==> flow/design.v <==
module alu (
  input [32-1:0] a, b, 
  input [2:0] s, 
  input ext,addcom,
  output [32-1:0] y );
  wire [4:0] shamt;
  wire signed [31:0] sa, sb, sy, slt;
  wire [31:0] sltu;
  wire [31:0] yy;
  assign sa = $signed(a);
  assign sb = $signed(b);
  assign shamt = b[4:0];
  assign sy = sa >>> shamt;
  assign sltu = a <b ? 1:0;
  assign slt = sa <sb ? 1:0;
  assign y = addcom ?  a+b: yy;
  assign yy = s==3'b000 & ext ? a-b:
  			 s==3'b000 & ~ext ? a+b:
             s==3'b100 ? a ^ b:
             s==3'b110 ? a | b:
             s==3'b111 ? a & b:
             s==3'b010 ? slt:
             s==3'b011 ? sltu:
             s==3'b001 ? a << shamt:
             s==3'b101 & ~ext ? a >> shamt:
             s==3'b101 & ext ? sy: 0;
endmodule
module rfile (
 input clk,
 input [5-1:0] a1, a2, a3,
 output [32-1:0] rd1, rd2,
 input [32-1:0] wd3,
 input we3);
	reg [32-1:0] rf[0:32-1];
	assign rd1 = |a1 == 0 ? 0: rf[a1];
	assign rd2 = |a2 == 0 ? 0: rf[a2];
	always @(negedge clk) 
		if(we3) rf[a3] <= wd3;
endmodule
module rv32i (
    input clk,
    rst_n,
    input [32-1:0] instr,
    input [32-1:0] readdata,
    output reg [32-1:0] pc,
    output [32-1:0] adrdata,
    output [32-1:0] writedata,
    output we,
    output ecall
);
  reg [32-1:0] pcplus4D;
  wire [32-1:0] pcplus4;
  reg [32-1:0] pcBranchMissed;
  reg [32-1:0] instrD;
  wire stall;
  wire btakenD;
  wire bra_op;
  assign pcplus4 = pc + 4;
  wire pre_bra_op;
  wire [32-1:0] pcbranch;
  wire branchMiss;
  reg [1:0] bra_history[0:31];
  wire [4:0] bra_history_address;
  reg [4:0] bra_history_addressD;
  wire [12:0] imm_bF;
  wire [2:0] funct3F;
  wire [6:0] funct7F;
  wire [7-1:0] opcodeF;
  wire [5-1:0] rs1F, rs2F, rdF;
  wire [19:0] sextF;
  assign {funct7F, rs2F, rs1F, funct3F, rdF, opcodeF} = instr;
  assign sextF = {20{instr[31]}};
  assign imm_bF = {funct7F[6], rdF[0], funct7F[5:0], rdF[4:1], 1'b0};
  assign pre_bra_op = (opcodeF == 7'b1100011);
  assign pcbranch = pcplus4 + {sextF[18:0], imm_bF};
  assign bra_history_address = pc[6:2];
  wire bra_history_now;
  assign bra_history_now = bra_history[bra_history_address][1];
  always @(posedge clk or negedge rst_n) begin
    if (!rst_n) instrD <= 0;
    else if (!stall & branchMiss & bra_op) instrD <= 32'b0000000000000000000000000_0110011;
    else if (!stall) instrD <= instr;
  end
  integer i;
  always @(posedge clk or negedge rst_n) begin
    if (!rst_n) begin
      pc <= 0;
      pcBranchMissed <= 0;
      bra_history_addressD <= 0;
    end else if (!stall & branchMiss & bra_op) pc <= pcBranchMissed;
    else if (!stall & pre_bra_op & bra_history_now) begin
      pc <= pcbranch;
      pcBranchMissed <= pcplus4;
      bra_history_addressD <= bra_history_address;
    end else if (!stall & pre_bra_op & !bra_history_now) begin
      pc <= pcplus4;
      pcBranchMissed <= pcbranch;
      bra_history_addressD <= bra_history_address;
    end else if (!stall & branchMiss & bra_op) pc <= pcBranchMissed;
    else if (!stall) pc <= pcplus4;
  end
  always @(posedge clk or negedge rst_n) begin
    if (!rst_n) begin
      for (i = 0; i < 32; i = i + 1) begin
        bra_history[i] <= 2'b10;
      end
    end else if (!stall & bra_op & btakenD & bra_history[bra_history_addressD] != 2'b11)
      bra_history[bra_history_addressD] <= bra_history[bra_history_addressD] + 1;
    else if (!stall & bra_op & !btakenD & bra_history[bra_history_addressD] != 2'b00)
      bra_history[bra_history_addressD] <= bra_history[bra_history_addressD] - 1;
  end
  wire addcom;
  wire [2:0] funct3;
  wire [6:0] funct7;
  wire [5-1:0] rs1, rs2, rd;
  wire [32-1:0] reg1, reg2, reg1f, reg2f;
  wire [7-1:0] opcode;
  wire [ 5-1:0] shamt;
  wire [7-1:0] func;
  wire [11:0] imm_i, imm_s;
  wire [12:0] imm_b;
  wire [20:0] imm_j, imm_u;
  wire rwe;
  wire alu_op, imm_op;
  wire sw_op, beq_op, bne_op, blt_op, bge_op, bltu_op, bgeu_op, lw_op;
  wire slt_op, ecall_op;
  wire lui_op;
  wire ext;
  wire signed [31:0] sreg1, sreg2;
  wire [19:0] sext;
  wire [32-1:0] imm;
  reg [32-1:0] immE, reg1E, reg2E;
  wire [32-1:0] resultdata;
  reg [5-1:0] rdE, rdW;
  reg [2:0] funct3E;
  reg extE, sw_opE, lw_opE, lw_opM, lui_opE, ecall_opE, rweE, rweM, addcomE;
  reg [5-1:0] rdM;
  reg rweW, alu_opE;
  reg [5-1:0] rs1E, rs2E;
  wire lwstall, branchstall;
  reg [32-1:0] resultM;
  assign sreg1 = $signed(reg1f);
  assign sreg2 = $signed(reg2f);
  assign {funct7, rs2, rs1, funct3, rd, opcode} = instrD;
  assign sext = {20{instrD[31]}};
  assign imm_i = {funct7, rs2};
  assign imm_s = {funct7, rd};
  assign imm_b = {funct7[6], rd[0], funct7[5:0], rd[4:1], 1'b0};
  assign imm_j = {instrD[31], instrD[19:12], instrD[20], instrD[30:21], 1'b0};
  assign imm_u = instrD[31:12];
  assign sw_op = (opcode == 7'b0100011) & (funct3 == 3'b010);
  assign lw_op = (opcode == 7'b0000011) & (funct3 == 3'b010);
  assign alu_op = (opcode == 7'b0110011);
  assign imm_op = (opcode == 7'b0010011);
  assign bra_op = (opcode == 7'b1100011);
  assign lui_op = (opcode == 7'b0110111);
  assign beq_op = bra_op & (funct3 == 3'b000);
  assign bne_op = bra_op & (funct3 == 3'b001);
  assign blt_op = bra_op & (funct3 == 3'b100);
  assign bge_op = bra_op & (funct3 == 3'b101);
  assign bltu_op = bra_op & (funct3 == 3'b110);
  assign bgeu_op = bra_op & (funct3 == 3'b111);
  assign ecall_op = (opcode == 7'b1110011) & (funct3 == 3'b000);
  assign ext = alu_op & funct7[5];
  assign imm = imm_op | lw_op ? {sext, imm_i}:
				sw_op ? {sext, imm_s}:
	      lui_op ? {imm_u,12'b0}: {sext[10:0], imm_j};
  assign rwe = lw_op | alu_op | imm_op | lui_op;
  assign addcom = (lw_op | sw_op);
  rfile rfile_1 (
      .clk(clk),
      .rd1(reg1),
      .a1 (rs1),
      .rd2(reg2),
      .a2 (rs2),
      .wd3(resultdata),
      .a3 (rdW),
      .we3(rweW)
  );
  assign lwstall = ((rs1 == rdE) | ((rs2 == rdE) & !imm_op)) & lw_opE;
  assign branchstall =  (bra_op & rweE & (rs1 == rdE | rs2 == rdE)) |
      (bra_op & lw_opM & (rs1 == rdM | rs2 == rdM));
  assign stall = lwstall | branchstall;
  assign branchMiss = btakenD != bra_history[bra_history_addressD][1];
  assign reg1f = (rs1 != 0) & (rs1 == rdM) & rweM ? resultM : reg1;
  assign reg2f = (rs2 != 0) & (rs2 == rdM) & rweM ? resultM : reg2;
  assign btakenD = beq_op & (reg1f == reg2f) | bne_op & (reg1f != reg2f) |
		blt_op & (sreg1<sreg2)  | bge_op & (sreg1>=sreg2)  |
		bltu_op & (reg1f<reg2f)  | bgeu_op & (reg1f>=reg2f);
  always @(posedge clk or negedge rst_n) begin
    if (!rst_n) begin
      reg1E <= 0;
      reg2E <= 0;
      rdE <= 0;
      rs1E <= 0;
      rs2E <= 0;
      funct3E <= 0;
      sw_opE <= 0;
      lw_opE <= 0;
      ecall_opE <= 0;
      lui_opE <= 0;
      alu_opE <= 0;
      rweE <= 0;
      addcomE <= 0;
      extE <= 0;
      immE <= 0;
    end else if (stall) begin
      sw_opE <= 0;
      rweE   <= 0;
      lw_opE <= 0;
    end else begin
      reg1E <= reg1f;
      reg2E <= reg2f;
      rdE <= rd;
      rs1E <= rs1;
      rs2E <= rs2;
      funct3E <= funct3;
      sw_opE <= sw_op;
      lw_opE <= lw_op;
      ecall_opE <= ecall_op;
      lui_opE <= lui_op;
      alu_opE <= alu_op;
      rweE <= rwe;
      addcomE <= addcom;
      extE <= ext;
      immE <= imm;
    end
  end
  wire [32-1:0] srca, srcb, alub, result, aluresult;
  reg [32-1:0] alubM;
  reg sw_opM, ecall_opM;
  wire [32-1:0] fdata;
  reg  [32-1:0] fdataW;
  assign result = lui_opE ? immE : aluresult;
  assign srca = rweM & rs1E!=0 & rdM == rs1E ? resultM:
				rweW & rs1E!=0 & rdW == rs1E ? fdataW: reg1E;
  assign srcb = alu_opE ? alub : immE;
  assign alub = rweM & rs2E!=0 & rdM == rs2E ? resultM:
				rweW & rs2E!=0 & rdW == rs2E ? fdataW: reg2E;
  alu alu_1 (
      .a(srca),
      .b(srcb),
      .s(funct3E),
      .ext(extE),
      .addcom(addcomE),
      .y(aluresult)
  );
  always @(posedge clk or negedge rst_n) begin
    if (!rst_n) begin
      resultM <= 0;
      alubM <= 0;
      rdM <= 0;
      rweM <= 0;
      sw_opM <= 0;
      lw_opM <= 0;
      ecall_opM <= 0;
    end else begin
      resultM <= result;
      alubM <= alub;
      rdM <= rdE;
      rweM <= rweE;
      sw_opM <= sw_opE;
      lw_opM <= lw_opE;
      ecall_opM <= ecall_opE;
    end
  end
  reg lw_opW, ecall_opW;
  reg [32-1:0] resultW;
  reg [32-1:0] readdataW;
  assign we = sw_opM;
  assign adrdata = resultM;
  assign writedata = alubM;
  assign fdata = lw_opM ? readdata : resultM;
  always @(posedge clk or negedge rst_n) begin
    if (!rst_n) begin
      lw_opW <= 0;
      ecall_opW <= 0;
      rdW <= 0;
      rweW <= 0;
      fdataW <= 0;
      resultW <= 0;
      readdataW <= 0;
    end else begin
      lw_opW <= lw_opM;
      ecall_opW <= ecall_opM;
      rdW <= rdM;
      rweW <= rweM;
      readdataW <= readdata;
      fdataW <= fdata;
      resultW <= resultM;
    end
  end
  assign ecall = ecall_opW;
  assign resultdata = lw_opW ? readdataW : resultW;
endmodule
# From RTL to reports: rv32i
# Tool output for the design above, in the order of the flow.
# Lines are those of the file above, counted from 1.
# Operators carry their Yosys type and port widths (W data, S select, Z words).
# Library cell names are shortened.
# The mark - stands for no value.
# setup
design	rv32i
clock	clk
cell_library	sky130hd
pvt_corner	tt_025C_1v80

# After elaboration
# Yosys after proc, flatten, opt, wreduce and memory -nomap, before mapping. Print and check cells are not counted.
# Yosys's memory passes give these memory sizes; they may raise the number of words (mostly to a power of two), join words into wider ones and drop unused or constant bits.
# classes
add_sub_neg	6
compare	6
eq_ne	97
n_shift	3
mux	178
n_logic	68
reduce_logical	52
# ops
cell	count
$mux W32	32
$mux W2	132
$eq A5 B5 Y1 const B	32
$lt A32 B32 Y1	4
$pmux W2 S32	2
$mux W31	3
$eq A5 B4 Y1 const B	16
$reduce_and A2 Y1	33
$add A32 B32 Y32	2
$ge A32 B32 Y1	2
$logic_not A32 Y1	2
$and A1 B1 Y1	48
$eq A5 B3 Y1 const B	8
$eq A5 B5 Y1	8
$add A32 B3 Y32 const B	1
$sub A32 B32 Y32	1
$eq A32 B32 Y1	1
$ne A32 B32 Y1	1
$and A32 B32 Y32	1
$or A32 B32 Y32	1
$xor A32 B32 Y32	1
$shl A32 B5 Y32	1
$shr A32 B5 Y32	1
$sshr A32 B5 Y32	1
$eq A3 B3 Y1 const B	8
$eq A7 B6 Y1 const B	3
$eq A7 B7 Y1 const B	3
$eq A5 B2 Y1 const B	4
# Other operator kinds: 20; their cells: 58.
# word_totals
ff_bits	464
ram_bits	1024
memories	1
inputBits	66
output_inout_bits	98
# mem_list
memory	size	word_bits	read_ports	wr	line	source
rfile_1.rf	32	32	2	1	34	reg [32-1:0] rf[0:32-1];

# Depth
# Yosys ltp: most cells in a row. Word level: on the elaborated netlist, between registers, memories and ports. Mapped: between sequential cells and ports; inverters and the memories' decode and read muxes count.
# depth
depth_word	22
abc_area	1
ltp_mapped	36
depth_no_buf	33

# Netlist
# Source: synth_stat.txt of the flow (Yosys; design flattened, memories mapped). It holds for the ABC_AREA given above (unset counts as 0); a run with the other value may have another netlist.
# by_type
type	count	type_area_um2
edfxtp_1	1024	3.07E+04
dfrtp_1	432	1.08E+04
o21ai_0	1531	7.66E+03
nand2_1	1933	7.26E+03
nand3_1	800	4003.84
a21oi_1	732	3.66E+03
inv_1	865	3.25E+03
o211ai_1	337	2.53E+03
nor2_1	655	2.46E+03
ha_1	166	2.08E+03
clkbuf_1	499	1.87E+03
nand4_1	145	907.12
dfstp_2	32	840.806
xor2_1	71	621.846
o22ai_1	95	594.32
buf_2	84	420.403
mux2_2	32	360.346
nor3_1	62	310.298
# Other cell types: 49; their cells: 507.
# mapped
mapped_cells	10002
area_mm2	0.0838754
sequential_area_mm2	0.0424007
ff_cells	1488
buf_cells	694

# Settings and measured results of 5 stored flow runs for module rv32i (sky130hd), not sorted in any way. The constraints put input and output delay at 20% of the set period each and load the outputs with 0.01 pF.
# "power_uw" rests on the timing tool's default activity at the inputs, not on a simulated workload.
# A setting shown as n/a is not set for that run.
# Among the results, n/a means that no value is shown for the run.
setting or result,record 1,record 2,record 3,record 4,record 5
ABC_AREA,1,n/a,n/a,n/a,n/a
CAP_MARGIN,15,40,25,40,40
CORE_ASPECT_RATIO,0.66,n/a,n/a,n/a,n/a
CORE_MARGIN,2,2,8,2,8
CORE_UTILIZATION,57,40,29,40,34
GPL_TIMING_DRIVEN,0,n/a,n/a,n/a,1
PLACE_DENSITY_LB_ADDON,0.29,n/a,0.19,n/a,n/a
SETUP_SLACK_MARGIN,2.01,n/a,n/a,n/a,1.99
SLEW_MARGIN,10,40,40,40,40
period_ns,7.11,11.4,7.62,11.5,8.63
CELL_PAD_IN_SITES_DETAIL_PLACEMENT,n/a,n/a,1,n/a,n/a
GPL_ROUTABILITY_DRIVEN,n/a,n/a,0,n/a,n/a
MIN_ROUTING_LAYER,n/a,n/a,met1,n/a,n/a
TNS_END_PERCENT,n/a,n/a,10,n/a,n/a
MAX_ROUTING_LAYER,n/a,n/a,n/a,n/a,met4
power_uw,n/a,17253,26831,16942,23042
finish.utilization_frac,n/a,0.484,0.363,0.483,0.424
worst_setup_slack_ns,n/a,0.206,-1.567,0.217,-1.000
hold_worst_slack_ns,n/a,0.353,0.345,0.347,0.348
die_footprint_mm2,n/a,0.207316,0.298165,0.207316,0.255556
setup_tns_ns,n/a,0.000,-230.658,0.000,-143.285
post_route_stdcell_area_mm2,n/a,0.0980102,0.101376,0.0976974,0.100909
synthesis_area_mm2,n/a,0.0814756,0.0814756,0.0814756,0.0814756
# Record 1: did not finish, routing stopped with GRT-0116
